==> flow/design.v <==
module sync_high (
    input wire clk,
    input wire n_rst,
    input wire async_in,
    output reg sync_out
);
reg meta;
always_ff @( posedge clk, negedge n_rst ) 
begin : RESET_HIGH_SYNCHRONIZER
    if(n_rst == 1'b0)
    begin
        meta <= 1'b1;
        sync_out <= 1'b1;
    end
    else
    begin
        meta <= async_in;
        sync_out <= meta;
    end
end
endmodule
module sync_low (
    input wire clk,
    input wire n_rst,
    input wire async_in,
    output reg sync_out
);
reg meta;
always_ff @( posedge clk, negedge n_rst ) 
begin : RESET_LOW_SYNCHRONIZER
    if(n_rst == 1'b0)
    begin
        meta <= 1'b0;
        sync_out <= 1'b0;
    end
    else
    begin
        meta <= async_in;
        sync_out <= meta;
    end
end
endmodule
module eop_detect
(
    input wire clk,
    input wire n_rst,
    input wire d_plus_sync,
    input wire d_minus_sync,
    input wire shift_enable,
    output reg eop
);
reg pmand;
reg nxt_eop;
always_comb begin: NXT_EOP
    if(shift_enable) begin
        nxt_eop = pmand;
    end
    else begin
        nxt_eop = eop;
    end
end
always_ff @(posedge clk, negedge n_rst) begin: REGISTER
    if(!n_rst) begin
        eop <= 1'b0;
    end
    else begin
        eop <= nxt_eop;
    end
end
assign pmand = ~(d_plus_sync | d_minus_sync);
endmodule
module decoder
(
    input wire clk,
    input wire n_rst,
    input wire d_plus_sync,
    input wire shift_enable,
    output reg d_orig
);
reg old_data;
reg new_data;
reg nxt_old;
reg nxt_new;
always_comb begin : NEXT_VALUE
    nxt_old = old_data;
    nxt_new = new_data;
    if(shift_enable) begin
       nxt_new = d_plus_sync;
       nxt_old = new_data; 
    end
end
always_ff @(posedge clk, negedge n_rst) begin
    if(!n_rst) begin
       new_data <= 1'b1;
       old_data <= 1'b1; 
    end
    else begin
        new_data <= nxt_new;
        old_data <= nxt_old; 
    end
end
assign d_orig = ~(new_data ^ old_data);
endmodule
module edge_detector
(
    input wire clk,
    input wire n_rst,
    input wire d_plus_sync,
    output reg d_edge
);
reg old_d_plus;
always_ff @(posedge clk, negedge n_rst) begin
    if(!n_rst) begin
        old_d_plus <= 1'b1;
    end
    else begin
        old_d_plus <= d_plus_sync;
    end
end
assign d_edge = (old_d_plus & (!d_plus_sync)) | ((!old_d_plus) & d_plus_sync);
endmodule
module flex_counter_rx #(
    NUM_CNT_BITS = 4
) (
    input reg clk,
    input reg n_rst,
    input reg clear,
    input reg count_enable,
    input reg [NUM_CNT_BITS-1:0] rollover_val,
    output reg [NUM_CNT_BITS-1:0] count_out,
    output reg rollover_flag
);
reg [NUM_CNT_BITS-1:0] next_output;
reg next_rollover_flag;
always_ff @(posedge clk, negedge n_rst) 
begin : OUTPUT
    if(n_rst == 0)  
    begin
        count_out <= 0;
        rollover_flag <= 0;
    end
    else
    begin
        count_out <= next_output;
        rollover_flag <= next_rollover_flag;
    end
end
always_comb 
begin : NEXT_STATE
    if(clear == 1)
    begin
      next_output = 0;
      next_rollover_flag = 0;
    end
    else if(count_enable == 1'b1)
    begin
        if(count_out == rollover_val)
        begin
            next_output = 1;
            next_rollover_flag = 0;
        end
        else if(count_out == rollover_val-1)
        begin
            next_output = count_out + 1;
            next_rollover_flag = 1;
        end
        else
        begin
            next_output = count_out + 1;
            next_rollover_flag = 0;
        end
    end
    else
    begin
        next_output = count_out;
        next_rollover_flag = rollover_flag;
    end
end
endmodule
module timer
(
    input wire clk,
    input wire n_rst,
    input wire d_edge,
    input wire disable_timer,
    output reg shift_enable,
    output reg byte_received
);
typedef enum logic [1:0] { STROBE_CLEAR, COUNT_TO_4, COUNT_TO_8 } statetype1;
typedef enum logic [2:0] { BYTE_IDLE, BYTE_CLEAR, BYTE_WAIT_ONE_BIT, BYTE_COUNT, BYTE_RESET } statetype2;
statetype1 state1;
statetype1 nxt_state1;
statetype2 state2;
statetype2 nxt_state2;
reg strobe_clear;
reg strobe_enable;
reg [3:0] strobe_rollovervalue;
reg [3:0] strobe_count;
reg shift_enable1;
reg byte_disable;
reg byte_enable;
reg byte_clear;
reg [3:0] byte_rollovervalue;
reg [3:0] byte_count;
always_comb begin: SHIFT_ENABLE_NEXT_STATE
    nxt_state1 = state1;
    case(state1)
        STROBE_CLEAR: begin
            nxt_state1 = COUNT_TO_4;
        end
        COUNT_TO_4: begin
            if(shift_enable)
                nxt_state1 = COUNT_TO_8;
        end
        COUNT_TO_8: begin
            if(d_edge)
                nxt_state1 = COUNT_TO_4;
        end
    endcase
end
always_ff @(posedge clk, negedge n_rst) begin: SHIFT_ENABLE_REGISTER
    if(!n_rst) begin
        state1 <= STROBE_CLEAR;
    end
    else begin
        state1 <= nxt_state1;
    end
end
always_comb begin:  SHIFT_ENABLE_OUTPUT_LOGIC
    strobe_clear = 1'b0;
    strobe_enable = 1'b0;
    strobe_rollovervalue = '0;
    case(state1)
        STROBE_CLEAR: begin
            strobe_clear = 1'b1;
        end
        COUNT_TO_4: begin
            strobe_enable = 1'b1;
            strobe_rollovervalue = 4'd1;
        end
        COUNT_TO_8: begin
            strobe_enable = 1'b1;
            strobe_rollovervalue = 4'd8;
        end
    endcase
    if(d_edge)
        strobe_clear = 1'b1;
end
flex_counter_rx
CORE1(
    .clk(clk),
    .n_rst(n_rst),
    .clear(strobe_clear),
    .count_enable(strobe_enable),
    .rollover_val(strobe_rollovervalue),
    .count_out(strobe_count),
    .rollover_flag(shift_enable1)
);
always_comb begin: SHIFT_ENABLE
    if(d_edge)
        shift_enable = 1'b0;
    else
        shift_enable = shift_enable1;
end
always_comb begin: BYTE_RECEIVED_NEXT_STATE
    nxt_state2 = state2;
    case(state2)
        BYTE_IDLE: begin
            if(d_edge)
                nxt_state2 = BYTE_CLEAR;
        end
        BYTE_CLEAR: begin
            nxt_state2 = BYTE_WAIT_ONE_BIT;
        end
        BYTE_WAIT_ONE_BIT: begin
            if(shift_enable)
                nxt_state2 = BYTE_COUNT;
        end
        BYTE_COUNT: begin
            if(disable_timer)
                nxt_state2 = BYTE_IDLE;
            else if(byte_received)
                nxt_state2 = BYTE_RESET;
        end
        BYTE_RESET: begin
            nxt_state2 = BYTE_COUNT;
        end
    endcase
end
always_ff @(posedge clk, negedge n_rst) begin: BYTE_RECEIVED_REGISTER
    if(!n_rst) begin
        state2 <= BYTE_IDLE;
    end
    else begin
        state2 <= nxt_state2;
    end
end
always_comb begin:  BYTE_RECEIVED_OUTPUT_LOGIC
    byte_disable = 1'b0;
    byte_clear = 1'b0;
    byte_rollovervalue = '0;
    case(state2)
        BYTE_IDLE: begin
            byte_disable = 1'b1;
        end
        BYTE_CLEAR: begin
            byte_clear = 1'b1;
        end
        BYTE_WAIT_ONE_BIT: begin
            byte_disable = 1'b1;
        end
        BYTE_COUNT: begin
            byte_rollovervalue = 4'd8;
        end
        BYTE_RESET: begin
            byte_clear = 1'b1;
        end
    endcase
end
always_comb begin: BYTE_TIMER_ENABLE_LOGIC
    byte_enable = 1'b0;
    if(byte_disable)
        byte_enable = 1'b0;
    else if(shift_enable)
        byte_enable = 1'b1;
end
flex_counter_rx
CORE2(
    .clk(clk),
    .n_rst(n_rst),
    .clear(byte_clear),
    .count_enable(byte_enable),
    .rollover_val(byte_rollovervalue),
    .count_out(byte_count),
    .rollover_flag(byte_received)
);
endmodule
module rcu
(
    input wire clk,
    input wire n_rst,
    input wire d_edge,
    input wire shift_enable,
    input wire byte_received,
    input wire [7:0] p_out,
    input wire [7:0] old_2_byte,
    input wire [7:0] new_2_byte,
    input wire eop,
    input wire done_2,
    input wire done_64,
    output reg disable_timer,
    output reg rcving,
    output reg flush,
    output reg r_error,
    output reg store_pid,
    output reg load_buf,
    output reg w_enable,
    output reg ready
);
typedef enum logic [4:0] { IDLE, EIDLE, RESET, READING_SYNC, CHECKING_SYNC, READ_PID, CHECKSTORE_PID,
                            READ_DATA, RECEIVED_DATA, STORE_DATA, WAIT_FOR_EOP, READ_ADRESS, RECEIVED_ADRESS,
                            ADRESS_DONE, ADRESS_CHECK, ADRESS_CORRECT, WAIT, EOP1, ERROR, ERROR_EOP1  
                            } statetype;
statetype state;
statetype nxt_state;
always_comb begin: NEXT_STATE
    nxt_state = state;
    case(state)
        IDLE: begin
            if(d_edge)
                nxt_state = RESET;
        end
        EIDLE: begin
            if(d_edge)
                nxt_state = RESET;
        end
        RESET: begin
            nxt_state = READING_SYNC;
        end
        READING_SYNC: begin
            if(byte_received)
                nxt_state = CHECKING_SYNC;
        end
        CHECKING_SYNC: begin
            if(p_out == 8'b10000000)
                nxt_state = READ_PID;
            else
                nxt_state = ERROR;
        end
        READ_PID: begin
            if(byte_received)
                nxt_state = CHECKSTORE_PID;
        end
        CHECKSTORE_PID: begin
            if((p_out == 8'b11010010) || (p_out == 8'b01011010) || (p_out == 8'b00011110))
                nxt_state = WAIT;
            else if((p_out == 8'b11100001) || (p_out == 8'b01101001))
                nxt_state = READ_ADRESS;
            else if((p_out == 8'b11000011) || (p_out == 8'b01001011))
                nxt_state = READ_DATA;
            else
                nxt_state = ERROR;
        end
        WAIT: begin
            if(eop && shift_enable)
                nxt_state = EOP1;
        end
        READ_ADRESS: begin
            if(byte_received)
                nxt_state = RECEIVED_ADRESS;
            else if(eop && shift_enable)
                nxt_state = ERROR_EOP1;
        end
        RECEIVED_ADRESS: begin
            nxt_state = ADRESS_DONE;
        end
        ADRESS_DONE: begin
            if(!done_2)
                nxt_state = READ_ADRESS;
            else
                nxt_state = ADRESS_CHECK;
        end
        ADRESS_CHECK: begin
            if((old_2_byte[6:0] == 7'b0000001) && ({new_2_byte[2:0], old_2_byte[7]} == 4'b0001))
                nxt_state = ADRESS_CORRECT;
            else
                nxt_state = ERROR;
        end
        ADRESS_CORRECT: begin
            if(eop && shift_enable)
                nxt_state = EOP1;
        end
        READ_DATA: begin
            if(byte_received)
                nxt_state = RECEIVED_DATA;
            else if(eop && shift_enable)
                nxt_state = ERROR_EOP1;
        end
        RECEIVED_DATA: begin
            if(!done_2)
                nxt_state = WAIT_FOR_EOP;
            else
                nxt_state = STORE_DATA;
        end
        STORE_DATA: begin
            if(!done_64)
                nxt_state = WAIT_FOR_EOP;
            else
                nxt_state = ERROR;
        end
        WAIT_FOR_EOP: begin
            if(!eop && shift_enable)
                nxt_state = READ_DATA;
            else if(eop && shift_enable && done_2)
                nxt_state = EOP1;
            else if(eop && shift_enable && !done_2)
                nxt_state = ERROR_EOP1;
        end
        EOP1: begin
            if(eop && shift_enable)
                nxt_state = IDLE;
        end
        ERROR: begin
            if(eop && shift_enable)
                nxt_state = ERROR_EOP1;
        end
        ERROR_EOP1: begin
            if(eop && shift_enable)
                nxt_state = EIDLE;
        end
    endcase
end
always_ff @(posedge clk, negedge n_rst) begin: STATE_REGISTER
    if(!n_rst)
        state <= IDLE;
    else
        state <= nxt_state;
end
always_comb begin: OUTPUT_LOGIC
    disable_timer = 1'b0;
    rcving = 1'b0;
    flush = 1'b0;
    r_error = 1'b0;
    store_pid = 1'b0;
    load_buf = 1'b0;
    w_enable = 1'b0;
    ready = 1'b0;
    case(state)
        IDLE: begin
            disable_timer = 1'b1;
        end
        EIDLE: begin
            r_error = 1'b1;
            disable_timer = 1'b1;
        end
        RESET: begin
            rcving = 1'b1;
            flush = 1'b1;
        end
        READING_SYNC: begin
            rcving = 1'b1;
        end
        CHECKING_SYNC: begin
            rcving = 1'b1;
        end
        READ_PID: begin
            rcving = 1'b1;
        end
        CHECKSTORE_PID: begin
            rcving = 1'b1;
            store_pid = 1'b1;
        end
        WAIT: begin
            rcving = 1'b1;
        end
        READ_ADRESS: begin
            rcving = 1'b1;
        end
        RECEIVED_ADRESS: begin
            rcving = 1'b1;
            load_buf = 1'b1;
        end
        ADRESS_DONE: begin
            rcving = 1'b1;
        end
        ADRESS_CHECK: begin
            rcving = 1'b1;
        end
        ADRESS_CORRECT: begin
            rcving = 1'b1;
        end
        READ_DATA: begin
            rcving = 1'b1;
        end
        RECEIVED_DATA: begin
            rcving = 1'b1;
            load_buf = 1'b1;
        end
        STORE_DATA: begin
            rcving = 1'b1;
            w_enable = 1'b1;
            ready = 1'b1;
        end
        WAIT_FOR_EOP: begin
            rcving = 1'b1;
        end
        ERROR: begin
            r_error = 1'b1;
            rcving = 1'b1;
        end
        ERROR_EOP1: begin
            r_error = 1'b1;
        end
    endcase
end
endmodule
module flex_stp_sr # (
    NUM_BITS = 4,
    SHIFT_MSB = 1
) (
    input wire clk,
    input wire n_rst,
    input wire shift_enable,
    input wire serial_in,
    output reg [NUM_BITS-1:0] parallel_out
);
reg [NUM_BITS-1:0] next_output;
always_ff @(posedge clk, negedge n_rst) 
begin : SHIFT_REG_FLIPFLOP
    if(n_rst == 0)
    begin
        parallel_out <= '1;
    end
    else
    begin
        parallel_out <= next_output;
    end
end
always_comb begin : NEXT_OUTPUT
    if(shift_enable)
    begin
        if(SHIFT_MSB)
        begin
            next_output = { parallel_out [NUM_BITS-2:0], serial_in};
        end
        else
        begin
            next_output = {serial_in,  parallel_out[NUM_BITS-1:1]};
        end
    end
    else
    begin
        next_output = parallel_out;
    end
end
endmodule
module stp_sr_8_lsb
(
  input wire clk,
  input wire n_rst,
  input wire d_orig,
  input wire shift_enable,
  output wire [7:0] p_out 
);
  flex_stp_sr #(
    .SHIFT_MSB(0),
    .NUM_BITS(8)
    )
  CORE(
    .clk(clk),
    .n_rst(n_rst),
    .serial_in(d_orig),
    .shift_enable(shift_enable),
    .parallel_out(p_out)
  );
endmodule
module rx_data_ready_reg
(
    input wire clk,
    input wire n_rst,
    input wire ready,
    input wire [6:0] buffer_occupancy,
    output reg rx_data_ready
);
typedef enum logic  { RIDLE, READY } statetype;
statetype nxt_state;
statetype state;
always_comb begin: NEXT_STATE_LOGIC
    nxt_state = state;
    case(state)
        RIDLE: begin
            if(ready)
                nxt_state = READY;
        end
        READY: begin
            if(buffer_occupancy == '0)
                nxt_state = RIDLE;
        end
    endcase
end
always_comb begin: OUTPUT_LOGIC
    rx_data_ready = 0;
    if(state == READY)
        rx_data_ready = 1;
end
always_ff @(posedge clk, negedge n_rst) begin : REGISTER
    if(!n_rst)
    begin
        state <= RIDLE;
    end
    else
    begin
        state <= nxt_state;
    end
end
endmodule
module rx_packet_reg
(
    input wire clk,
    input wire n_rst,
    input wire store_pid,
    input wire [7:0] p_out,
    output reg [3:0] rx_packet
);
reg [3:0] nxt_rx_packet;
always_comb begin : NXT_RX_PACKET
    nxt_rx_packet = rx_packet;
    if(store_pid) begin
        case (p_out)
        8'b11100001: begin  
            nxt_rx_packet = 4'b0001;
        end
        8'b01101001: begin  
            nxt_rx_packet = 4'b1001;
        end
        8'b11000011: begin  
            nxt_rx_packet = 4'b0011;
        end
        8'b01001011: begin  
            nxt_rx_packet = 4'b1011;
        end
        8'b11010010: begin  
            nxt_rx_packet = 4'b0010;
        end
        8'b01011010: begin  
            nxt_rx_packet = 4'b1010;
        end
        8'b00011110: begin  
            nxt_rx_packet = 4'b1110;
        end  
        endcase
    end
end
always_ff @(posedge clk, negedge n_rst) begin : REGISTER
    if(!n_rst)
    begin
        rx_packet <= '0;
    end
    else
    begin
        rx_packet <= nxt_rx_packet;
    end
end
endmodule
module store_2_byte_buffer
(
    input wire clk,
    input wire n_rst,
    input wire load_buf,
    input wire flush,
    input wire [7:0] p_out,
    output reg [7:0] new_2_byte,
    output reg [7:0] old_2_byte,
    output reg [7:0] rcv_data
);
reg [7:0] nxt_new_2_byte;
reg [7:0] nxt_old_2_byte;
reg [7:0] nxt_rcv_data;
always_comb begin: NXT_VALUE
    nxt_new_2_byte = new_2_byte;
    nxt_old_2_byte = old_2_byte;
    nxt_rcv_data = rcv_data;
    if(flush) begin
        nxt_new_2_byte = '0;
        nxt_old_2_byte = '0;
        nxt_rcv_data = '0;
    end
    else if(load_buf) begin
        nxt_new_2_byte = p_out;
        nxt_old_2_byte = new_2_byte;
        nxt_rcv_data = old_2_byte;
    end
end
always_ff @(posedge clk, negedge n_rst) begin: REGISTER
    if(!n_rst) begin
        new_2_byte <= '0;
        old_2_byte <= '0;
        rcv_data <= '0;
    end
    else begin
        new_2_byte <= nxt_new_2_byte;
        old_2_byte <= nxt_old_2_byte;
        rcv_data <= nxt_rcv_data;
    end
end
endmodule
module count_to_2
(
    input wire clk,
    input wire n_rst,
    input wire flush, 
    input wire load_buf,
    output reg done_2
);
reg [1:0] count;
reg [1:0] nxt_count;
always_comb begin: NEXT_COUNT
    nxt_count = count;
    if(flush)
        nxt_count = '0;
    else if(load_buf) begin
        if(count == 2'b10)
            nxt_count = count;
        else
            nxt_count = count + 1;
    end
end
always_ff @(posedge clk, negedge n_rst) begin: REGISTER
    if(!n_rst)
        count <= '0;
    else
        count <= nxt_count;
end
always_comb begin: OUTPUT_LOGIC
    if(count == 2'b10)
        done_2 = 1'b1;
    else
        done_2 = 1'b0;
end
endmodule
module count_to_64
(
    input wire clk,
    input wire n_rst,
    input wire flush,
    input wire w_enable,
    output reg done_64
);
reg [6:0] count;
reg [6:0] nxt_count;
always_comb begin: NEXT_COUNT
    nxt_count = count;
    if(flush)
        nxt_count = '0;
    else if(w_enable) begin
        if(count == 7'd64)
            nxt_count = count;
        else
            nxt_count = count + 1;
    end
end
always_ff @(posedge clk, negedge n_rst) begin: REGISTER
    if(!n_rst)
        count <= '0;
    else
        count <= nxt_count;
end
always_comb begin: OUTPUT_LOGIC
    if(count == 7'd64)
        done_64 = 1'b1;
    else
        done_64 = 1'b0;
end
endmodule
module rcv_block
(
    input wire clk,
    input wire n_rst,
    input wire d_plus,
    input wire d_minus,
    input wire [6:0] buffer_occupancy,
    output reg rx_error,
    output reg rx_transfer_active,
    output reg flush,
    output reg rx_data_ready,
    output reg [3:0] rx_packet,
    output reg w_enable,
    output reg [7:0] rcv_data
);
reg d_plus_sync;
reg d_minus_sync;
reg eop;
reg shift_enable;
reg byte_received;
reg d_orig;
reg d_edge;
reg disable_timer;
reg [7:0] p_out;
reg [7:0] new_2_byte;
reg [7:0] old_2_byte;
reg done_2;
reg done_64;
reg store_pid;
reg load_buf;
reg ready;
sync_high SYNC_HIGH(
    .clk(clk),
    .n_rst(n_rst),
    .async_in(d_plus),
    .sync_out(d_plus_sync)
);
sync_low SYNC_LOW(
    .clk(clk),
    .n_rst(n_rst),
    .async_in(d_minus),
    .sync_out(d_minus_sync)
);
eop_detect EOP_DETECTOR(
    .clk(clk),
    .n_rst(n_rst),
    .d_plus_sync(d_plus_sync),
    .d_minus_sync(d_minus_sync),
    .shift_enable(shift_enable),
    .eop(eop)
);
decoder DECODER(
    .clk(clk),
    .n_rst(n_rst),
    .d_plus_sync(d_plus_sync),
    .shift_enable(shift_enable),
    .d_orig(d_orig)
);
edge_detector EDGE_DETECTOR(
    .clk(clk),
    .n_rst(n_rst),
    .d_plus_sync(d_plus_sync),
    .d_edge(d_edge)
);
timer TIMER(
    .clk(clk),
    .n_rst(n_rst),
    .d_edge(d_edge),
    .disable_timer(disable_timer),
    .shift_enable(shift_enable),
    .byte_received(byte_received)
);
rcu RCU(
    .clk(clk),
    .n_rst(n_rst),
    .d_edge(d_edge),
    .shift_enable(shift_enable),
    .byte_received(byte_received),
    .p_out(p_out),
    .old_2_byte(old_2_byte),
    .new_2_byte(new_2_byte),
    .eop(eop),
    .done_2(done_2),
    .done_64(done_64),
    .disable_timer(disable_timer),
    .rcving(rx_transfer_active),
    .flush(flush),
    .r_error(rx_error),
    .store_pid(store_pid),
    .load_buf(load_buf),
    .w_enable(w_enable),
    .ready(ready)
);
stp_sr_8_lsb SHIFT_REGISTER(
    .clk(clk),
    .n_rst(n_rst),
    .d_orig(d_orig),
    .shift_enable(shift_enable),
    .p_out(p_out)
);
rx_data_ready_reg READY(
    .clk(clk),
    .n_rst(n_rst),
    .ready(ready),
    .buffer_occupancy(buffer_occupancy),
    .rx_data_ready(rx_data_ready)
);
rx_packet_reg PACKET(
    .clk(clk),
    .n_rst(n_rst),
    .store_pid(store_pid),
    .p_out(p_out),
    .rx_packet(rx_packet)
);
store_2_byte_buffer STORE_2_BYTE(
    .clk(clk),
    .n_rst(n_rst),
    .load_buf(load_buf),
    .flush(flush),
    .p_out(p_out),
    .new_2_byte(new_2_byte),
    .old_2_byte(old_2_byte),
    .rcv_data(rcv_data)
);
count_to_2 COUNT_TO_2(
    .clk(clk),
    .n_rst(n_rst),
    .flush(flush),
    .load_buf(load_buf),
    .done_2(done_2)
);
count_to_64 COUNT_TO_64(
    .clk(clk),
    .n_rst(n_rst),
    .flush(flush),
    .w_enable(w_enable),
    .done_64(done_64)
);
endmodule
module flex_counter #(
    parameter NUM_CNT_BITS = 4
)
(
    input logic clk,
    input logic n_rst,
    input logic clear,
    input logic count_enable,
    input logic [NUM_CNT_BITS - 1:0] rollover_val,
    output logic [NUM_CNT_BITS - 1:0] count_out,
    output logic rollover_flag
);
logic [NUM_CNT_BITS - 1:0] count_next;
logic rollover_flag_next;
always_ff @( posedge clk, negedge n_rst ) begin
    if (!n_rst) begin
        count_out <= '0;
        rollover_flag <= '0;
    end
    else begin
        count_out <= count_next;
        rollover_flag <= rollover_flag_next;
    end
end
always_comb begin
    if(clear) begin
        count_next = '0;
    end
    else if (count_enable) begin
        if (rollover_val == count_out) begin
            count_next = 4'b1;               
        end
        else begin
            count_next = count_out + 1;
        end
    end
    else begin
        count_next = count_out;
    end
    if (clear) begin
        rollover_flag_next = 0;
    end
    else if (rollover_val == count_next) begin
        rollover_flag_next = 1;  
    end          
    else begin
        rollover_flag_next = 0;
    end
end
endmodule
module flex_pts_sr #(
    parameter NUM_BITS = 4,
    parameter SHIFT_MSB = 1
) (
    input logic clk,
    input logic n_rst,
    input logic shift_enable,
    input logic load_enable,
    input logic [NUM_BITS - 1:0] parallel_in,
    output logic serial_out
);
    logic [NUM_BITS - 1:0] next_parallel_out;
    logic [NUM_BITS - 1:0] parallel_out;
    always_ff @( posedge clk, negedge n_rst ) begin
        if(!n_rst) begin
            parallel_out <= '1;
        end
        else begin
            parallel_out <= next_parallel_out;
        end
    end
    always_comb begin
        if (load_enable) begin
            next_parallel_out = parallel_in;
        end
        else if (shift_enable) begin
            if (SHIFT_MSB) begin
                next_parallel_out = {parallel_out[NUM_BITS - 2:0], 1'b1};
            end
            else begin
                next_parallel_out = {1'b1, parallel_out[NUM_BITS - 1:1]};
            end
        end
        else begin
            next_parallel_out = parallel_out;
        end
    end
    always_comb begin
        if(!n_rst) begin
            serial_out = '1;
        end
        else begin
            if (SHIFT_MSB) begin
                serial_out = parallel_out[NUM_BITS - 1];
            end
            else begin
                serial_out = parallel_out[0];
            end
        end
    end
endmodule
module pts_sr_8_lsb
(
  input logic clk,
  input logic n_rst,
  input logic strobe,
  input logic strobe_middle,
  input logic [7:0] d_par,
  input logic pts_load_enable,
  input logic pts_shift_enable,
  output logic d_orig 
);
  flex_pts_sr #(
    .NUM_BITS(8),
    .SHIFT_MSB(0)
  )
  CORE(
    .clk(clk),
    .n_rst(n_rst),
    .parallel_in(d_par),
    .load_enable(pts_load_enable),
    .shift_enable(strobe),
    .serial_out(d_orig)
  );
endmodule
module packet_selecter (
    input logic sync_start,
    input logic pid_start,
    input logic [7:0] tx_packet_data,
    input logic [3:0] tx_packet,
    input logic crc_start,
    output logic [7:0] d_par
);
always_comb begin : selecter
    d_par = tx_packet_data;
    if (pid_start) begin
        case (tx_packet)
            4'b0001: begin
                d_par = 8'b11100001;
            end
            4'b1001: begin
                d_par = 8'b01101001;
            end
            4'b0010: begin
                d_par = 8'b11010010;
            end
            4'b1010: begin
                d_par = 8'b01011010;
            end
            4'b1110: begin
                d_par = 8'b00011110;
            end
            4'b0011: begin
                d_par = 8'b11000011;
            end
        endcase
    end
    if (sync_start) begin
        d_par = 8'b10000000;
    end
    if (crc_start) begin
        d_par = 8'b00000000;
    end
end
endmodule
module encoder (
    input logic clk,
    input logic strobe_middle,
    input logic strobe,
    input logic n_rst,
    input logic d_orig,
    output logic d_encoded
);
logic next_d_encoded;
always_ff @( posedge clk, negedge n_rst ) begin
    if (!n_rst) begin
        d_encoded <= '1;
    end
    else begin
        d_encoded <= next_d_encoded;
    end
end
always_comb begin
    if(strobe_middle) begin
        if (d_orig) begin
            next_d_encoded = d_encoded;       
        end
        else begin
            next_d_encoded = !d_encoded;        
        end
    end
    else begin
        next_d_encoded = d_encoded;  
    end
end
endmodule
module d_plus_selecter (
    input logic d_encoded,
    input logic eop,
    input logic idle,
    output logic d_plus_out
);
always_comb begin
    if (eop) begin
        d_plus_out = 0;
    end
    else if (idle) begin
        d_plus_out = 1;
    end
    else begin
        d_plus_out = d_encoded;
    end
end
endmodule
module d_minus_selecter (
    input logic d_encoded,
    input logic eop,
    input logic idle,
    output logic d_minus_out
);
always_comb begin
    if (eop) begin
        d_minus_out = 0;
    end
    else if (idle) begin
        d_minus_out = 0;
    end
    else begin
        d_minus_out = !d_encoded;
    end
end
endmodule
module timer_transmit(
  input logic clk,
  input logic n_rst,
  input logic timer_enable,
  input logic timer_clear,
  input logic tx_transfer_active,
  output logic byte_transmitted,
  output logic strobe,
  output logic strobe_middle
);
logic rollover_flag_8;
logic rollover_flag_9;
logic timer1_enable;
logic timer2_enable;
logic timer_inner_clear;
logic [3:0] count_out_bit;
typedef enum bit [3:0] { IDLE, CT8_1, CT8_1_CLEAR, CT8_2, CT8_2_CLEAR, CT9, CT9_CLEAR } stateType;
stateType state;
stateType next_state;
always_ff @( posedge clk, negedge n_rst ) begin
    if (!n_rst) begin
        state <= IDLE;
    end
    else begin
        state <= next_state;
    end
end
assign byte_transmitted = (rollover_flag_8 || rollover_flag_9);
always_comb begin : NXT_LOGIC
    next_state = state;
      case (state)
          IDLE: begin
              next_state = CT8_1;
          end
          CT8_1: begin
              if (rollover_flag_8) begin
                  next_state = CT8_1_CLEAR;
              end
          end
          CT8_1_CLEAR: begin
            next_state = CT8_2;
          end
          CT8_2: begin
              if (rollover_flag_8) begin
                  next_state = CT8_2_CLEAR;
              end
          end
          CT8_2_CLEAR: begin
            next_state = CT9;
          end
          CT9: begin
              if (rollover_flag_9) begin
                  next_state = CT9_CLEAR;
              end
          end
          CT9_CLEAR: begin
            next_state = CT8_1;
          end
      endcase
end
always_comb begin : OUTPUT
  timer1_enable = 0;
  timer2_enable = 0;
  timer_inner_clear = 0;
  case (state)
      CT8_1: begin
          timer1_enable = 1;
      end
      CT8_1_CLEAR: begin
          timer_inner_clear = 1;
      end
      CT8_2: begin
          timer1_enable = 1;
      end
      CT8_2_CLEAR: begin
          timer_inner_clear = 1;
      end
      CT9: begin
          timer2_enable = 1;
      end
      CT9_CLEAR: begin
          timer_inner_clear = 1;
      end
  endcase
end
assign strobe_middle = tx_transfer_active ? (count_out_bit == 4'd4) : 0;
flex_counter #(
  .NUM_CNT_BITS(4)
) bit_counter_bit(
  .clk(clk),
  .n_rst(n_rst),
  .clear(timer_clear),
  .count_enable(timer1_enable || timer2_enable),
  .rollover_val(4'd8),
  .count_out(count_out_bit),
  .rollover_flag(strobe)
);
flex_counter #(
  .NUM_CNT_BITS(4)
) bit_counter_byte_8(
  .clk(clk),
  .n_rst(n_rst),
  .clear(timer_clear || timer_inner_clear),
  .count_enable(timer1_enable && strobe),
  .rollover_val(4'd8),
  .count_out(),
  .rollover_flag(rollover_flag_8)
);
flex_counter #(
  .NUM_CNT_BITS(4)
) bit_counter_byte_9(
  .clk(clk),
  .n_rst(n_rst),
  .clear(timer_clear || timer_inner_clear),
  .count_enable(timer2_enable && strobe),
  .rollover_val(4'd9),
  .count_out(),
  .rollover_flag(rollover_flag_9)
);
endmodule
module tmu (
    input logic clk,
    input logic n_rst,
    input logic strobe,
    input logic byte_transmitted,
    input logic [6:0] buffer_occupancy,
    input logic [3:0] tx_packet,
    output logic get_tx_packet_data,
    output logic tx_transfer_active,
    output logic tx_error,
    output logic timer_enable,
    output logic pid_start,
    output logic sync_start,
    output logic idle,
    output logic pts_load_enable,
    output logic pts_shift_enable,
    output logic timer_clear,
    output logic eop,
    output logic crc_start
);
    typedef enum bit [4:0] { IDLE, SYNC_load, SYNC, PID_load, PID, DATA_load, DATA, DATA_check, CRC_load_1, CRC_1, CRC_load_2, CRC_2, EOP_1, EOP_2, ERROR, IDLE_d_1, IDLE_d_2, IDLE_d_3} stateType;
    stateType state;
    stateType next_state;
    always_ff @( posedge clk, negedge n_rst ) begin
        if (!n_rst) begin
            state <= IDLE;
        end
        else begin
            state <= next_state;
        end
    end
    always_comb begin : NXT_LOGIC
    next_state = state;
        case (state)
            IDLE: begin
                if (tx_packet != 0) begin
                    if ((tx_packet == 4'b0011) && (!buffer_occupancy)) begin
                        next_state = ERROR;
                    end                    
                    else begin
                        next_state = SYNC_load; 
                    end 
                end
            end
            SYNC_load: begin
                next_state = SYNC;
            end
            SYNC: begin
                if (byte_transmitted) begin
                    next_state = PID_load;  
                end
            end
            PID_load: begin
                next_state = PID;
            end
            PID: begin
                if (byte_transmitted) begin
                    if ((tx_packet == 4'b0011) || (tx_packet == 4'b1011)) begin
                        next_state = DATA_load;
                    end
                    else if ((tx_packet == 4'b0001) || (tx_packet == 4'b1001)) begin
                        next_state = CRC_load_1;
                    end
                    else begin
                        next_state = EOP_1;
                    end
                end
            end
            DATA_load: begin
                next_state = DATA;
            end
            DATA: begin
                if (byte_transmitted) begin
                    next_state = DATA_check;
                end
            end
            DATA_check: begin
                if (buffer_occupancy) begin
                    next_state = DATA_load;
                end
                else begin
                    next_state = CRC_load_1;
                end
            end
            CRC_load_1: begin
                next_state = CRC_1;
            end
            CRC_1: begin
                if (byte_transmitted) begin
                    next_state = CRC_load_2;
                end
            end
            CRC_load_2: begin
                next_state = CRC_2;
            end
            CRC_2: begin
                if (byte_transmitted) begin
                    next_state = EOP_1;
                end
            end
            EOP_1: begin
                if (strobe) begin
                    next_state = EOP_2;
                end
            end
            EOP_2: begin
                if (strobe) begin
                    next_state = IDLE_d_1;
                end
            end
            IDLE_d_1: begin
                next_state = IDLE_d_2;
            end
            IDLE_d_2: begin
                next_state = IDLE_d_3;
            end
            IDLE_d_3: begin
                next_state = IDLE;
            end
            ERROR: begin
                if (byte_transmitted) begin
                    next_state = IDLE;
                end
            end
        endcase
    end
    always_comb begin : OUTPUT
        timer_enable = 0;
        timer_clear = 0;
        sync_start = 0;
        pid_start = 0;
        get_tx_packet_data = 0;
        tx_error = 0;
        eop = 0;
        tx_transfer_active = 0;
        pts_load_enable = 0;
        pts_shift_enable = 0;
        idle = 0;
        crc_start = 0;
        case (state)
            IDLE: begin
                timer_clear = 1;
                idle = 1;
            end
            SYNC_load: begin
                tx_transfer_active = 1;
                pts_load_enable = 1;
                sync_start = 1;
            end
            SYNC: begin
                timer_enable = 1;
                tx_transfer_active = 1;
                pts_shift_enable = 1;
            end
            PID_load: begin
                tx_transfer_active = 1;
                pts_load_enable = 1;
                pid_start = 1;
            end
            PID: begin
                timer_enable = 1;
                tx_transfer_active = 1;
                pts_shift_enable = 1;
            end
            DATA_load: begin
                tx_transfer_active = 1;
                pts_load_enable = 1;
            end
            DATA: begin
                tx_transfer_active = 1;
                pts_shift_enable = 1;
                timer_enable = 1;
            end
            DATA_check: begin
                get_tx_packet_data = 1;
                tx_transfer_active = 1;
            end
            CRC_load_1: begin
                tx_transfer_active = 1;
                pts_load_enable = 1;
                crc_start = 1;
            end
            CRC_1: begin
                timer_enable = 1;
                tx_transfer_active = 1;
                pts_shift_enable = 1;
            end
            CRC_load_2: begin
                tx_transfer_active = 1;
                pts_load_enable = 1;
                crc_start = 1;
            end
            CRC_2: begin
                timer_enable = 1;
                tx_transfer_active = 1;
                pts_shift_enable = 1;
            end
            EOP_1: begin
                eop = 1;
                tx_transfer_active = 1;
            end
            EOP_2: begin
                eop = 1;
                tx_transfer_active = 1;
            end
            ERROR: begin
                tx_error = 1;
                tx_transfer_active = 1;
                pts_load_enable = 1;
            end
            IDLE_d_1: begin
                idle = 1;
            end
            IDLE_d_2: begin
                idle = 1;
            end
            IDLE_d_3: begin
                idle = 1;
            end
        endcase
    end
endmodule
module usb_transmitter (
  input logic clk,
  input logic n_rst,
  input logic [6:0] buffer_occupancy,
  input logic [3:0] tx_packet,
  input logic [7:0] tx_packet_data,
  output logic get_tx_packet_data,
  output logic tx_transfer_active,
  output logic tx_error,
  output logic d_plus_out,
  output logic d_minus_out
);
  logic [7:0] d_par;
  logic d_orig;
  logic d_encoded;
  logic eop;
  logic timer_clear;
  logic timer_enable;
  logic byte_transmitted;
  logic strobe;
  logic sync_start;
  logic pid_start;
  logic idle;
  logic pts_load_enable;
  logic pts_shift_enable;
  logic crc_start;
  logic strobe_middle;
  packet_selecter packet_selecter (
    .sync_start(sync_start),
    .pid_start(pid_start),
    .tx_packet_data(tx_packet_data),
    .tx_packet(tx_packet),
    .d_par(d_par),
    .crc_start(crc_start)
  );
  pts_sr_8_lsb pts_sr_8_lsb (
    .clk(clk),
    .n_rst(n_rst),
    .strobe(strobe),
    .strobe_middle(strobe_middle),
    .pts_load_enable(pts_load_enable),
    .pts_shift_enable(pts_shift_enable),
    .d_par(d_par),
    .d_orig(d_orig)
  );
  encoder encoder (
    .clk(clk),
    .strobe(strobe),
    .strobe_middle(strobe_middle),
    .n_rst(n_rst),
    .d_orig(d_orig),
    .d_encoded(d_encoded)
  );
  d_plus_selecter d_plus_selecter (
    .eop(eop),
    .d_encoded(d_encoded),
    .d_plus_out(d_plus_out),
    .idle(idle)
  );
  d_minus_selecter d_minus_selecter (
    .eop(eop),
    .d_encoded(d_encoded),
    .d_minus_out(d_minus_out),
    .idle(idle)
  );
  timer_transmit timer(
    .clk(clk),
    .n_rst(n_rst),
    .timer_enable(timer_enable),
    .timer_clear(timer_clear),
    .tx_transfer_active(tx_transfer_active),
    .byte_transmitted(byte_transmitted),
    .strobe(strobe),
    .strobe_middle(strobe_middle)
  );
  tmu tmu(
    .clk(clk),
    .n_rst(n_rst),
    .byte_transmitted(byte_transmitted),
    .pts_load_enable(pts_load_enable),
    .pts_shift_enable(pts_shift_enable),
    .strobe(strobe),
    .buffer_occupancy(buffer_occupancy),
    .sync_start(sync_start),
    .pid_start(pid_start),
    .timer_enable(timer_enable),
    .timer_clear(timer_clear),
    .get_tx_packet_data(get_tx_packet_data),
    .tx_transfer_active(tx_transfer_active),
    .tx_error(tx_error),
    .eop(eop),
    .tx_packet(tx_packet),
    .idle(idle),
    .crc_start(crc_start)
  );
endmodule
module get_ptr_controller (
    input logic clk,
    input logic n_rst,
    input logic clr,
    input logic get_rx_data,
    input logic get_tx_packet_data,
    input logic [6:0] buffer_occupancy,
    output logic [6:0] get_ptr
);
    logic [6:0] next_get_ptr;
    always_ff @( posedge clk, negedge n_rst ) begin
        if (!n_rst) begin
            get_ptr <= 0;
        end
        else begin
            get_ptr <= next_get_ptr;
        end
    end
    always_comb begin
        if (clr) begin
            next_get_ptr = 0;
        end
        else if ((get_rx_data || get_tx_packet_data) && (get_ptr < 64) && (buffer_occupancy)) begin
            next_get_ptr = get_ptr + 1;
        end
        else begin
            next_get_ptr = get_ptr;
        end
    end
endmodule
module store_ptr_controller (
    input logic clk,
    input logic n_rst,
    input logic clr,
    input logic store_rx_packet_data,
    input logic store_tx_data,
    input logic [6:0] buffer_occupancy,
    output logic [6:0] store_ptr
);
    logic [6:0] next_store_ptr;
    always_ff @( posedge clk, negedge n_rst ) begin
        if (!n_rst) begin
            store_ptr <= 0;
        end
        else begin
            store_ptr <= next_store_ptr;
        end
    end
    always_comb begin
        if (clr) begin
            next_store_ptr = 0;
        end
        else if ((store_tx_data || store_rx_packet_data) && (store_ptr < 64)) begin
            next_store_ptr = store_ptr + 1;
        end
        else begin
            next_store_ptr = store_ptr;
        end
    end
endmodule
module fifo_ram (
    input logic clk,
    input logic n_rst,
    input logic [7:0] tx_data,
    input logic [7:0] rx_packet_data,
    input logic [6:0] store_ptr,
    input logic [6:0] get_ptr,
    input logic store_rx_packet_data,
    input logic store_tx_data,
    output logic [6:0] buffer_occupancy,
    output logic [7:0] tx_packet_data,
    output logic [7:0] rx_data
);
logic [7:0] FIFO_reg [63:0];
logic [7:0] next_FIFO_reg [63:0];
logic [6:0] buffer_count;
genvar i;
generate
    for (i = 0; i < 64; i++)
        always_ff @( posedge clk, negedge n_rst ) begin
            if (!n_rst) begin
                FIFO_reg[i] <= 0;
            end
            else begin
                FIFO_reg[i] <= next_FIFO_reg[i];
            end 
        end
endgenerate
generate
    for(i = 0; i< 64; i++)
        always_comb begin
            if ((store_rx_packet_data || store_tx_data) && (store_ptr[5:0] == i)) begin
                if (store_tx_data) begin
                    next_FIFO_reg[i] = tx_data;
                end
                else begin
                    next_FIFO_reg[i] = rx_packet_data;
                end
            end
            else begin
                next_FIFO_reg[i] = FIFO_reg[i];
            end
        end
endgenerate
always_comb begin
    rx_data = FIFO_reg[get_ptr[5:0]];
    tx_packet_data = FIFO_reg[get_ptr[5:0]];
    buffer_count = store_ptr - get_ptr;
    if (buffer_count == 64 || buffer_count == -64) begin
        buffer_occupancy = 64;
    end
    else begin
        buffer_occupancy = buffer_count % 64;
    end
end
endmodule
module buffer (
    input logic clk,
    input logic n_rst,
    input logic store_tx_data,
    input logic store_rx_packet_data,
    input logic get_rx_data,
    input logic get_tx_packet_data,
    input logic [7:0] tx_data,
    input logic [7:0] rx_packet_data,
    input logic clear,
    input logic flush,
    output logic [6:0] buffer_occupancy,
    output logic [7:0] rx_data,
    output logic [7:0] tx_packet_data
);
logic [6:0] store_ptr;
logic [6:0] get_ptr;
logic clr;
assign clr = (flush || clear);
store_ptr_controller store_ptr_controller (
    .clk(clk),
    .n_rst(n_rst),
    .clr(clr),
    .store_rx_packet_data(store_rx_packet_data),
    .store_tx_data(store_tx_data),
    .store_ptr(store_ptr),
    .buffer_occupancy(buffer_occupancy)
);
get_ptr_controller get_ptr_controller (
    .clk(clk),
    .n_rst(n_rst),
    .clr(clr),
    .get_rx_data(get_rx_data),
    .get_tx_packet_data(get_tx_packet_data),
    .get_ptr(get_ptr),
    .buffer_occupancy(buffer_occupancy)
);
fifo_ram fifo_ram (
    .clk(clk),
    .n_rst(n_rst),
    .tx_data(tx_data),
    .rx_packet_data(rx_packet_data),
    .store_ptr(store_ptr),
    .get_ptr(get_ptr),
    .store_rx_packet_data(store_rx_packet_data),
    .store_tx_data(store_tx_data),
    .buffer_occupancy(buffer_occupancy),
    .tx_packet_data(tx_packet_data),
    .rx_data(rx_data)
);
endmodule
module ahb_slave
(
  input logic clk,
  input logic n_rst,
  input  logic hsel,
  input  logic [3:0] haddr,
  input  logic [1:0] htrans,
  input  logic [1:0] hsize,
  input  logic hwrite,
  input  logic [31:0] hwdata,
  output logic [31:0] hrdata,
  output logic hresp,
  output logic hready,
  input  logic [3:0] rx_packet,
  input  logic rx_data_ready,
  input  logic rx_transfer_active,
  input  logic rx_error,
  output logic dmode,
  input  logic [6:0] buffer_occupancy,
  input  logic [7:0] rx_data,
  output logic get_rx_data,
  output logic store_tx_data,
  output logic [7:0] tx_data,
  output logic clear,
  output logic [3:0] tx_packet,
  input logic tx_transfer_active,
  input logic tx_error
);
  localparam OUT   = 4'b0001;  
  localparam IN    = 4'b1001;  
  localparam DATA0 = 4'b0011;  
  localparam DATA1 = 4'b1011;  
  localparam ACK   = 4'b0010;  
  localparam NAK   = 4'b1010;  
  localparam STALL = 4'b1110;  
  logic [13:0] [7:0] slavedata, next_slavedata;
  logic [31:0] next_hrdata;
  logic [3:0]  next_haddr;
  logic [3:0] next_address;
  logic [3:0] addr;
  logic next_hwrite;
  logic next_hsize;
  logic read, write;
  logic next_read, next_write;
  typedef enum {DATA_IDLE, READ, DATA_WRITE, BYTE1, BYTE2, BYTE3, BYTE4} stateTYPE;
  stateTYPE data_state, next_data_state;
  typedef enum {IDLE, WRITE, CHECK, CLEAR} state;
  state tx_state, next_state_tx;
  state flush_state, next_state_flush;
  assign hready = (hresp) ? 1'b0: 1'b1;
  always_comb begin : D_MODE
    dmode = 1'b0;
    if (rx_transfer_active) begin
      dmode = 1'b1;
    end
  end
  always_comb begin : FLUSH_BUFFER_CONTROL_REGISTER
      next_state_flush = flush_state;
      case (flush_state)
          IDLE: begin
            if (haddr == 13 && hwrite && hsel && !hresp) begin 
              next_state_flush = WRITE;
            end
          end
          WRITE: begin
            next_state_flush = CHECK;
          end
          CHECK: begin
            if (buffer_occupancy == '0) begin
              next_state_flush = CLEAR;
            end
          end
          CLEAR: begin 
            next_state_flush = IDLE;
          end
      endcase
  end
  assign clear = slavedata[13][0];
  always_comb begin : TX_PACKET_CONTROL_REGISTER
      next_state_tx = tx_state;
      case (tx_state)
          IDLE  : if (hsel && hwrite && !hresp && haddr == 12) next_state_tx = WRITE;
          WRITE : if (tx_transfer_active) next_state_tx = CHECK;
          CHECK: if (!tx_transfer_active) next_state_tx = CLEAR;
          CLEAR : next_state_tx = IDLE;
      endcase
  end
  always_comb begin : TX_PACKET_OUTPUT
    tx_packet = 0;
    if(slavedata[12] == 1) begin  
      tx_packet = DATA0;
    end else if(slavedata[12] == 2) begin
      tx_packet = ACK;
    end else if(slavedata[12] == 3) begin
      tx_packet = NAK;
    end else if(slavedata[12] == 4) begin
      tx_packet = STALL; 
    end else begin
      tx_packet = '0;
    end
  end
    always_comb begin : DB_STATE
      next_data_state = data_state;
      next_read = read;
      next_write = write;
      case (data_state)
        DATA_IDLE : begin 
          if (next_slavedata[10][0]) begin
            next_data_state = READ;
          end else if (!hresp && hsel && hwrite && (next_address == 0)) begin
            next_data_state = DATA_WRITE;
          end
        end
        DATA_WRITE : begin
          next_data_state = BYTE1;
          next_write = 1;
        end
        READ  : begin
          next_data_state = BYTE1;
          next_read = 1;
        end
        BYTE1 : begin 
            next_data_state = (slavedata[11][0]) ? DATA_IDLE:BYTE2;
            next_read = (slavedata[11][0])? 0:read;
            next_write = (slavedata[11][0])? 0:write;
        end
        BYTE2 : begin 
            next_data_state = (slavedata[11][1]) ? DATA_IDLE:BYTE3;
            next_read = (slavedata[11][1])? 0:read;
            next_write = (slavedata[11][1])? 0:write;
        end
        BYTE3 : next_data_state = BYTE4;
        BYTE4 : begin 
            next_data_state = DATA_IDLE;
            next_read = 0;
            next_write = 0;
        end
        default: next_data_state = DATA_IDLE;
      endcase
    end
  always_comb begin : WRITE_DATA_OUTPUT
    tx_data       = '0;
    store_tx_data = '0;
    if (write)
      store_tx_data = 1'b1;
    if(write) begin
      case (data_state)
        BYTE1 : tx_data = slavedata[0];
        BYTE2 : tx_data = slavedata[1];
        BYTE3 : tx_data = slavedata[2];
        BYTE4 : tx_data = slavedata[3];
      endcase
    end
  end
  assign get_rx_data = read;
  always_comb begin : ADDRESS_MAPPING
    hresp = 0;
    next_address = addr;
    if (hsel) begin
      if ((hwrite && (haddr < 10) && (haddr > 3)) || (haddr > 13) || (hsize == 3))  
        hresp = 1; 
      else
        case (hsize)
          2'd0 : next_address = haddr;  
          2'd1 : next_address = haddr & ~2'd1;  
          2'd2 : next_address = haddr & ~2'd3;  
        endcase
    end
  end
  always_comb begin : RECEIVE_DATA  
    next_hrdata = hrdata;
    if (hsel && !hwrite && !hresp) begin  
      if ((!hwrite && next_hwrite) && (next_haddr == haddr))  
        next_hrdata = hwdata;  
      else begin
        case (hsize)
          0: begin  
            case (haddr[1:0])
              2'd0: next_hrdata = {24'd0, slavedata[next_address]};
              2'd1: next_hrdata = {16'd0, slavedata[next_address],  8'd0};
              2'd2: next_hrdata = { 8'd0, slavedata[next_address], 16'd0};
              2'd3: next_hrdata = {slavedata[next_address], 24'd0};
            endcase
          end 
          1: begin  
            case (haddr[1:0])
              2'd0, 2'd1: next_hrdata = {16'd0, slavedata[next_address + 4'd1], slavedata[next_address]};
              2'd2, 2'd3: next_hrdata = {slavedata[next_address + 4'd1], slavedata[next_address], 16'd0};
            endcase
          end
          2: begin
          next_hrdata = {(next_address < 4'd12) ? slavedata[next_address + 4'd3] : 8'h00,
                         (next_address < 4'd12) ? slavedata[next_address + 4'd2] : 8'h00,
                         slavedata[next_address + 4'd1], slavedata[next_address]};  
          end
        endcase
      end
    end
  end
  always_comb begin : WRITE_FROM_AHB
    next_slavedata[8]  = {1'b0,buffer_occupancy};  
    next_slavedata[13:9] = slavedata[13:9];  
    if (tx_state == CLEAR) begin 
      next_slavedata[12] = '0; 
    end
    if (flush_state == CLEAR) begin
      next_slavedata[13] = '0;  
    end
    next_slavedata[7:6] = '0;  
    if (rx_error) begin
      next_slavedata[6] = 1;
    end
    if (tx_error) begin
      next_slavedata[7] = 1;
    end
    next_slavedata[5:4] = '0;  
    if (rx_transfer_active) begin
      next_slavedata[5][0] = 1'b1;
    end
    if (tx_transfer_active) begin
      next_slavedata[5][1] = 1'b1;
    end
    if (rx_data_ready) begin
      next_slavedata[4][0] = 1'b1;
    end
    case (rx_packet)
      IN: begin
        next_slavedata[4][1] = 1'b1;
      end
      OUT: begin
        next_slavedata[4][2] = 1'b1;
      end
      ACK: begin
        next_slavedata[4][3] = 1'b1;
      end
      NAK: begin
        next_slavedata[4][4] = 1'b1;
      end
    endcase
  next_slavedata[3:0]= slavedata[3:0];  
    if(write)begin
      case (data_state)
        DATA_WRITE, BYTE1, BYTE2, BYTE3: next_slavedata[9] = 8'h1;
        BYTE4: next_slavedata[9] = 8'h0;
      endcase
    end
    if (data_state == DATA_WRITE)
      next_slavedata[3:0] = hwdata;
    if(read) begin
    case (data_state)
      BYTE1 : begin
        next_slavedata[0] = rx_data;
        if (slavedata[11][0]) begin
          next_slavedata[10] = '0;
        end
      end
      BYTE2 : 
      begin
        next_slavedata[1] = rx_data;
        if (slavedata[11][1]) begin
          next_slavedata[10] = '0;
        end
      end
      BYTE3 : next_slavedata[2] = rx_data;
      BYTE4 : 
        begin 
          next_slavedata[3] = rx_data;
          next_slavedata[10] = '0;
        end
    endcase
    end
    if (hsel && (htrans != 2'b00)) begin
      case (hsize)
        0 : next_slavedata[11] = 1;
        1 : next_slavedata[11] = 2;
        2 : next_slavedata[11] = 4;
      endcase
    end
    if (hsel & next_hwrite && (addr > 9)) begin  
      case (next_hsize)
        0: begin
          case (addr[1:0])
            2'd0 : next_slavedata[addr] = hwdata[7:0];
            2'd1 : next_slavedata[addr] = hwdata[15:8];
            2'd2 : next_slavedata[addr] = hwdata[23:16];
            2'd3 : next_slavedata[addr] = hwdata[31:24];
          endcase
        end 
        1: begin
          case (addr[1:0])
            2'd0, 2'd1: begin
              if (addr < 4'd13) next_slavedata[addr + 4'd1] = hwdata[15:8];
              next_slavedata[addr] = hwdata[7:0];
            end
            2'd2: begin
              next_slavedata[addr + 4'd1] = hwdata[31:24];
              next_slavedata[addr] = hwdata[23:16];
            end
          endcase
        end
        2: begin
          {next_slavedata[addr+3],next_slavedata[addr+2],next_slavedata[addr+1],next_slavedata[addr]} = hwdata;
        end
      endcase
    end
  end
  always_ff @( posedge clk, negedge n_rst ) begin : FLIP_FLOPS_FOR_ALL
      if (!n_rst) begin
        tx_state <= IDLE;
        flush_state <= IDLE;
        data_state <= DATA_IDLE;
        slavedata <= '0;
        read  <= '0;
        write <= '0;
        addr <= '0;
        hrdata <= '0;
        next_haddr  <= '0;
        next_hwrite <= '0;
        next_hsize <= '0;
      end else begin
        data_state <= next_data_state;
        tx_state <= next_state_tx;
        flush_state <= next_state_flush;
        slavedata <= next_slavedata;
        read  <= next_read;
        write <= next_write;
        addr <= next_address;
        hrdata <= next_hrdata;
        next_haddr  <= haddr;
        next_hwrite <= hwrite;
        next_hsize <= hsize;
      end
  end
endmodule
module usb_top_level(
    input logic clk,
    input logic n_rst,
    input logic hsel,
    input logic [3:0] haddr,
    input logic [1:0] htrans,
    input logic  [1:0] hsize,
    input logic hwrite,
    input logic [31:0] hwdata,
    output logic [31:0] hrdata,
    output logic hresp,
    output logic hready,
    output logic d_mode,
    input logic d_plus_in,
    input logic d_minus_in,
    output logic d_plus_out,
    output logic d_minus_out,
    output logic [6:0] buffer_occupancy,
    output logic get_rx_data,
    output logic [3:0] tx_packet,
    output logic tx_transfer_active
);
logic [3:0] rx_packet;
logic rx_data_ready;
logic rx_transfer_active;
logic rx_error;
logic store_rx_packet_data;
logic [7:0] rx_packet_data;
logic flush;
logic [7:0] rx_data;
logic store_tx_data;
logic [7:0] tx_data;
logic clear;
logic tx_error;
logic get_tx_packet_data;
logic [7:0] tx_packet_data;
ahb_slave AHB_SLAVE(
    .clk(clk),
    .n_rst(n_rst),
    .hsel(hsel),
    .hwrite(hwrite),
    .hsize(hsize),
    .haddr(haddr),
    .htrans(htrans),
    .hwdata(hwdata),
    .hrdata(hrdata),
    .hresp(hresp),
    .hready(hready),
    .dmode(d_mode),
    .rx_packet(rx_packet),
    .rx_data_ready(rx_data_ready),
    .rx_transfer_active(rx_transfer_active),
    .rx_error(rx_error),
    .buffer_occupancy(buffer_occupancy),
    .rx_data(rx_data),
    .get_rx_data(get_rx_data),
    .store_tx_data(store_tx_data),
    .tx_data(tx_data),
    .clear(clear),
    .tx_packet(tx_packet),
    .tx_transfer_active(tx_transfer_active),
    .tx_error(tx_error)
);
buffer BUFFER(
    .clk(clk),
    .n_rst(n_rst),
    .store_tx_data(store_tx_data),
    .store_rx_packet_data(store_rx_packet_data),
    .get_rx_data(get_rx_data),
    .get_tx_packet_data(get_tx_packet_data),
    .tx_data(tx_data),
    .rx_packet_data(rx_packet_data),
    .clear(clear),
    .flush(flush),
    .buffer_occupancy(buffer_occupancy),
    .rx_data(rx_data),
    .tx_packet_data(tx_packet_data)
);
usb_transmitter TRANSMITTER(
    .clk(clk),
    .n_rst(n_rst),
    .buffer_occupancy(buffer_occupancy),
    .tx_packet(tx_packet),
    .tx_packet_data(tx_packet_data),
    .get_tx_packet_data(get_tx_packet_data),
    .tx_transfer_active(tx_transfer_active),
    .tx_error(tx_error),
    .d_plus_out(d_plus_out),
    .d_minus_out(d_minus_out)
);
rcv_block RECEIVER(
    .clk(clk),
    .n_rst(n_rst),
    .d_plus(d_plus_in),
    .d_minus(d_minus_in),
    .buffer_occupancy(buffer_occupancy),
    .rx_error(rx_error),
    .rx_transfer_active(rx_transfer_active),
    .flush(flush),
    .rx_data_ready(rx_data_ready),
    .rx_packet(rx_packet),
    .w_enable(store_rx_packet_data),
    .rcv_data(rx_packet_data)
);
endmodule
Subject: tool reports on usb_top_level

Hi,

* Reports on usb_top_level
Each step is given for the RTL above and for the edited RTL. Lines under "unedited" count in the file above, lines under "edited" in the edited file. "change": "edited" minus "unedited" as printed here. "rel. change": 100 x difference / "unedited". Operators carry their Yosys type and port widths (W data, S select, Z words). A cell with -- has no value.
Set-up: top module usb_top_level, clock port clk, standard-cell library sky130hd, timing corner tt_025C_1v80

* Edit of the RTL
The edit as a unified diff against the file above. A script made this edit. It changes what the design does and was not meant as an optimisation.
begin of diff
@@ -1880,5 +1880,5 @@
     if(slavedata[12] == 1) begin  
       tx_packet = DATA0;
-    end else if(slavedata[12] == 2) begin
+    end else if(slavedata[12] < 2) begin
       tx_packet = ACK;
     end else if(slavedata[12] == 3) begin
end of diff

* Word level
Counts by Yosys on the flattened word-level netlist (proc, flatten, opt, wreduce). Print and check cells are left out. Cells with the same type and inputs are merged into one. Yosys's memory passes give these memory sizes; they may raise the number of words (mostly to a power of two), join words into wider ones and drop unused or constant bits.
Bit counts:
- register bits after elaboration | unedited 885, edited 885, change 0, rel. change 0.00%
- latch bits | unedited 0, edited 0, change 0
- bits in writable memories | unedited 0, edited 0, change 0
- bits in read-only memories | unedited 640, edited 640, change 0, rel. change 0.00%
- clocked read ports x word width | unedited 0, edited 0, change 0
- memories | unedited 2, edited 2, change 0, rel. change 0.00%
- input bits | unedited 46, edited 46, change 0, rel. change 0.00%
- elaborated cells | unedited 930, edited 930, change 0, rel. change 0.00%
Operators by class:
- $add $sub $neg | unedited 16, edited 16, change 0, rel. change 0.00%
- $mul | unedited 0, edited 0, change 0
- div/mod/pow operators | unedited 0, edited 0, change 0
- $lt $le $gt $ge | unedited 8, edited 9, change +1, rel. change +12.50%
- equal/unequal tests | unedited 297, edited 296, change -1, rel. change -0.34%
- shift-type cells | unedited 4, edited 4, change 0, rel. change 0.00%
- multiplexer cells | unedited 304, edited 304, change 0, rel. change 0.00%
- bitwise operators | unedited 11, edited 11, change 0, rel. change 0.00%
- reductions and logical operators | unedited 178, edited 178, change 0, rel. change 0.00%
Memories:
- words x width with read and write ports | unedited 32 x 12 bit 1R0W; 32 x 8 bit 1R0W, edited 32 x 12 bit 1R0W; 32 x 8 bit 1R0W
Operators by type and width:
- $eq A8 B2 Y1 const B | unedited 2, edited 1, change -1, rel. change -50.00%
- $lt A8 B2 Y1 const B | unedited 0, edited 1, change +1
- $mux W8 | unedited 138, edited 138, change 0, rel. change 0.00%
- $logic_and A1 B1 Y1 | unedited 91, edited 91, change 0, rel. change 0.00%
- $eq A6 B6 Y1 const B | unedited 64, edited 64, change 0, rel. change 0.00%
- $mux W1 | unedited 51, edited 51, change 0, rel. change 0.00%
Not every row of either side is listed.

* Longest topological paths
Longest topological path by Yosys (ltp), each cell counted once; first at word level (registers and memories cut), then after technology mapping (sequential cells cut; the memories' decode and read muxes count).
Logic depth:
- depth after elaboration | unedited 14, edited 14, change 0, rel. change 0.00%
- ABC_AREA | unedited 0, edited 0
- mapped depth | unedited 14, edited 15, change +1, rel. change +7.14%
- gate-level depth less buffers | unedited 12, edited 12, change 0, rel. change 0.00%

* Netlist
Source: synth_stat.txt of the flow (Yosys; design flattened, memories mapped). It holds for the ABC_AREA given above (unset counts as 0); a run with the other value may have another netlist.
Synthesis totals:
- cells in the netlist | unedited 4650, edited 4607, change -43, rel. change -0.92%
- chip area (Yosys) (um^2) | unedited 40710.3, edited 40462.6, change -247.7, rel. change -0.61%
- area of sequential cells (um^2) | unedited 20278.2, edited 20278.2, change 0.0, rel. change 0.00%
- flip-flops | unedited 809, edited 809, change 0, rel. change 0.00%
Cell types:
- sky130_fd_sc_hd__nor2_1 | unedited 554, edited 613, change +59, rel. change +10.65%
- sky130_fd_sc_hd__a211oi_1 | unedited 51, edited 12, change -39, rel. change -76.47%
- sky130_fd_sc_hd__nand2_1 | unedited 472, edited 449, change -23, rel. change -4.87%
- sky130_fd_sc_hd__a32oi_1 | unedited 38, edited 17, change -21, rel. change -55.26%
- sky130_fd_sc_hd__o211ai_1 | unedited 28, edited 9, change -19, rel. change -67.86%
Not every row of either side is listed. By module: a second synthesis without flattening, with its own total; a netlist apart from the flattened one above.
Unflattened totals:
- cell total of the unflattened synthesis | unedited 4424, edited 4566, change +142, rel. change +3.21%
- area total of the unflattened synthesis (um^2) | unedited 41621.2, edited 41788.8, change +167.6, rel. change +0.40%
Rows give one instance, submodules left out.
Modules, unedited:
- fifo_ram | times used 1, cells 2313, area 22091.2 um^2, sequential area 12812.3 um^2
- ahb_slave | times used 1, cells 1239, area 11322.1 um^2, sequential area 4282.9 um^2
- flex_counter (NUM_CNT_BITS=4) | times used 3, cells 51, area 416.6 um^2, sequential area 125.1 um^2
unedited: Modules not listed: 29.
Modules, edited:
- fifo_ram | times used 1, cells 2313, area 22091.2 um^2, sequential area 12812.3 um^2
- ahb_slave | times used 1, cells 1381, area 11489.8 um^2, sequential area 4282.9 um^2
- flex_counter (NUM_CNT_BITS=4) | times used 3, cells 51, area 416.6 um^2, sequential area 125.1 um^2
edited: Modules not listed: 29.

* Worst setup path after synthesis
Path of least setup slack by OpenSTA after synthesis, without wires, with an ideal clock, recovery checks aside; 20% of the period is set as input and as output delay. Where synthesis merged equal registers, the netlist keeps one of their names.
Timing path post-synthesis:
- path type | unedited register to output, edited input to output
- start point | unedited register BUFFER.store_ptr_controller.store_ptr[0], edited input port haddr[3]
- end point | unedited output port buffer_occupancy[1], edited output port hresp
- period (ns) | unedited 10.0, edited 10.0, change 0.0, rel. change 0.00%
- input delay (ns) | edited 2.000
- external output delay (ns) | unedited 2.000, edited 2.000, change 0.000, rel. change 0.00%
- launch time at the first pin (ns) | unedited 0.000, edited 2.000, change +2.000
- arrival (ns) | unedited 2.812, edited 3.170, change +0.358, rel. change +12.73%
- setup slack (ns) | unedited 5.188, edited 4.830, change -0.358
- path delay (ns) | unedited 2.812, edited 1.170, change -1.642, rel. change -58.39%
- stages on the path | unedited 11, edited 5, change -6, rel. change -54.55%
- path buffers | unedited 0, edited 1, change +1
- synthesis period reached (ns) | unedited 4.812, edited 5.17, change +0.358, rel. change +7.44%
"path delay" is the arrival time less input delay plus setup time. A path that ends at an output port has no setup time. "stages on the path" counts driving pins, that of a launching flip-flop among them; a cell with two outputs on the path counts twice. "synthesis period reached" = period - worst setup slack (recovery checks aside). The figure is calculated, with input and output delays left at 20% of the set period. Between the ends stands the longest chain of elaborated cells between them, by number of cells; it is not shown to be the way that was timed. Of several equally long chains one is given. A line is the first line of the expression or statement that the cell stems from. Yosys adds cells for indexed reads and writes and turns some case tables into memories.
Between the ends, post-synthesis, unedited: length of the longest elaborated chain 3
Ends and longest elaborated chain, post-synthesis, unedited:
- start, declared | line 1661 | output logic [6:0] store_ptr
- start, assigned | line 1666 | store_ptr <= 0;
- start, assigned | line 1669 | store_ptr <= next_store_ptr;
- $sub A7 B7 Y7 | line 1731 | buffer_count = store_ptr - get_ptr;
- $eq A7 B7 Y1 | line 1732 | if (buffer_count == 64 || buffer_count == -64) begin
- $mux W7 | line 1732
- end, declared | line 2142 | output logic [6:0] buffer_occupancy,
Between the ends, post-synthesis, edited: length of the longest elaborated chain 7
Ends and longest elaborated chain, post-synthesis, edited:
- start, declared | line 2129 | input logic [3:0] haddr,
- $lt A4 B4 Y1 | line 1950 | if ((hwrite && (haddr < 10) && (haddr > 3)) || (haddr > 13) || (hsize == 3))
- $logic_and A1 B1 Y1 x2 | line 1950
- [3 not listed]
- $mux W1 | line 1949 | if (hsel) begin
- end, declared | line 2135 | output logic hresp,

* Worst path after layout
Path of least setup slack in the final report of each run of pair A (OpenROAD, finished layout, wires in). Where an end is a register, its clock arrival counts in the times.
Timing path post-layout:
- path type | unedited register to output, edited register to output
- start point | unedited register BUFFER.get_ptr_controller.get_ptr[2], edited register BUFFER.get_ptr_controller.get_ptr[2]
- end point | unedited output port buffer_occupancy[6], edited output port buffer_occupancy[6]
- period (ns) | unedited 10.0, edited 10.0, change 0.0, rel. change 0.00%
- external output delay (ns) | unedited 2.00, edited 2.00, change 0.00, rel. change 0.00%
- launch time at the first pin (ns) | unedited 0.67, edited 0.71, change +0.04, rel. change +5.97%
- arrival (ns) | unedited 4.56, edited 4.36, change -0.20, rel. change -4.39%
- setup slack (ns) | unedited 3.44, edited 3.64, change +0.20
- stages on the path | unedited 11, edited 11, change 0, rel. change 0.00%
- path buffers | unedited 2, edited 2, change 0, rel. change 0.00%
Between the ends stands the longest chain of elaborated cells between them, by number of cells; it is not shown to be the way that was timed. Of several equally long chains one is given.
Between the ends, post-layout, unedited: length of the longest elaborated chain 3
Ends and longest elaborated chain, post-layout, unedited:
- start, declared | line 1631 | output logic [6:0] get_ptr
- start, assigned | line 1636 | get_ptr <= 0;
- start, assigned | line 1639 | get_ptr <= next_get_ptr;
- $sub A7 B7 Y7 | line 1731 | buffer_count = store_ptr - get_ptr;
- $eq A7 B7 Y1 | line 1732 | if (buffer_count == 64 || buffer_count == -64) begin
- $mux W7 | line 1732
- end, declared | line 2142 | output logic [6:0] buffer_occupancy,
Between the ends, post-layout, edited: length of the longest elaborated chain 3
Ends and longest elaborated chain, post-layout, edited:
- start, declared | line 1631 | output logic [6:0] get_ptr
- start, assigned | line 1636 | get_ptr <= 0;
- start, assigned | line 1639 | get_ptr <= next_get_ptr;
- $sub A7 B7 Y7 | line 1731 | buffer_count = store_ptr - get_ptr;
- $eq A7 B7 Y1 | line 1732 | if (buffer_count == 64 || buffer_count == -64) begin
- $mux W7 | line 1732
- end, declared | line 2142 | output logic [6:0] buffer_occupancy,

* Measured runs
Runs of the flow (Yosys, OpenROAD) on both versions; the two runs of a pair have the same settings. The constraints put input and output delay at 20% of the set period each and load the outputs with 0.01 pF.
Flow settings, pair A: CORE_UTILIZATION 45, period_ns 10.0, CAP_MARGIN 20, CORE_MARGIN 2, SLEW_MARGIN 20
Results, pair A:
- Yosys chip area after synthesis (um^2) | unedited 40710.3, edited 40462.6, change -247.7, rel. change -0.61%
- die footprint (um^2) | unedited 92887.8, edited 92330.9, change -556.9, rel. change -0.60%
- standard-cell area after layout (um^2) | unedited 45895.3, edited 45832.7, change -62.6, rel. change -0.14%
- post-route utilization | unedited 0.511, edited 0.516, change +0.005
- lowest setup slack (ns) | unedited 3.437, edited 3.640, change +0.203
- setup total negative slack (ns) | unedited 0.000, edited 0.000, change 0.000
- smallest hold slack (ns) | unedited 0.346, edited 0.385, change +0.039
- total power of the final layout (µW) | unedited 10124, edited 10317, change +193, rel. change +1.91%
- clock period reached (ns) | unedited 6.563, edited 6.360, change -0.203, rel. change -3.09%
Flow settings, pair B: ABC_AREA 0, CAP_MARGIN 40, CORE_ASPECT_RATIO 1.22, CORE_UTILIZATION 34, CTS_CLUSTER_SIZE 72, GPL_ROUTABILITY_DRIVEN 1, GPL_TIMING_DRIVEN 0, PLACE_DENSITY 0.88, SETUP_SLACK_MARGIN 0.2, SLEW_MARGIN 30, period_ns 8.44, CORE_MARGIN 2
Results, pair B:
- Yosys chip area after synthesis (um^2) | unedited 40710.3, edited 40462.6, change -247.7, rel. change -0.61%
- die footprint (um^2) | unedited 122534.0, edited 121796.0, change -738.0, rel. change -0.60%
- standard-cell area after layout (um^2) | unedited 48099.9, edited 48561.6, change +461.7, rel. change +0.96%
- post-route utilization | unedited 0.404, edited 0.412, change +0.008
- lowest setup slack (ns) | unedited 1.713, edited 2.049, change +0.336
- setup total negative slack (ns) | unedited 0.000, edited 0.000, change 0.000
- smallest hold slack (ns) | unedited 0.348, edited 0.359, change +0.011
- total power of the final layout (µW) | unedited 12626, edited 12887, change +261, rel. change +2.07%
- clock period reached (ns) | unedited 6.727, edited 6.391, change -0.336, rel. change -4.99%
"clock period reached" = clock period - worst setup slack. The figure is calculated, with input and output delays left at 20% of the set period. "total power of the final layout" rests on the timing tool's default activity at the inputs, not on a simulated workload.

Regards
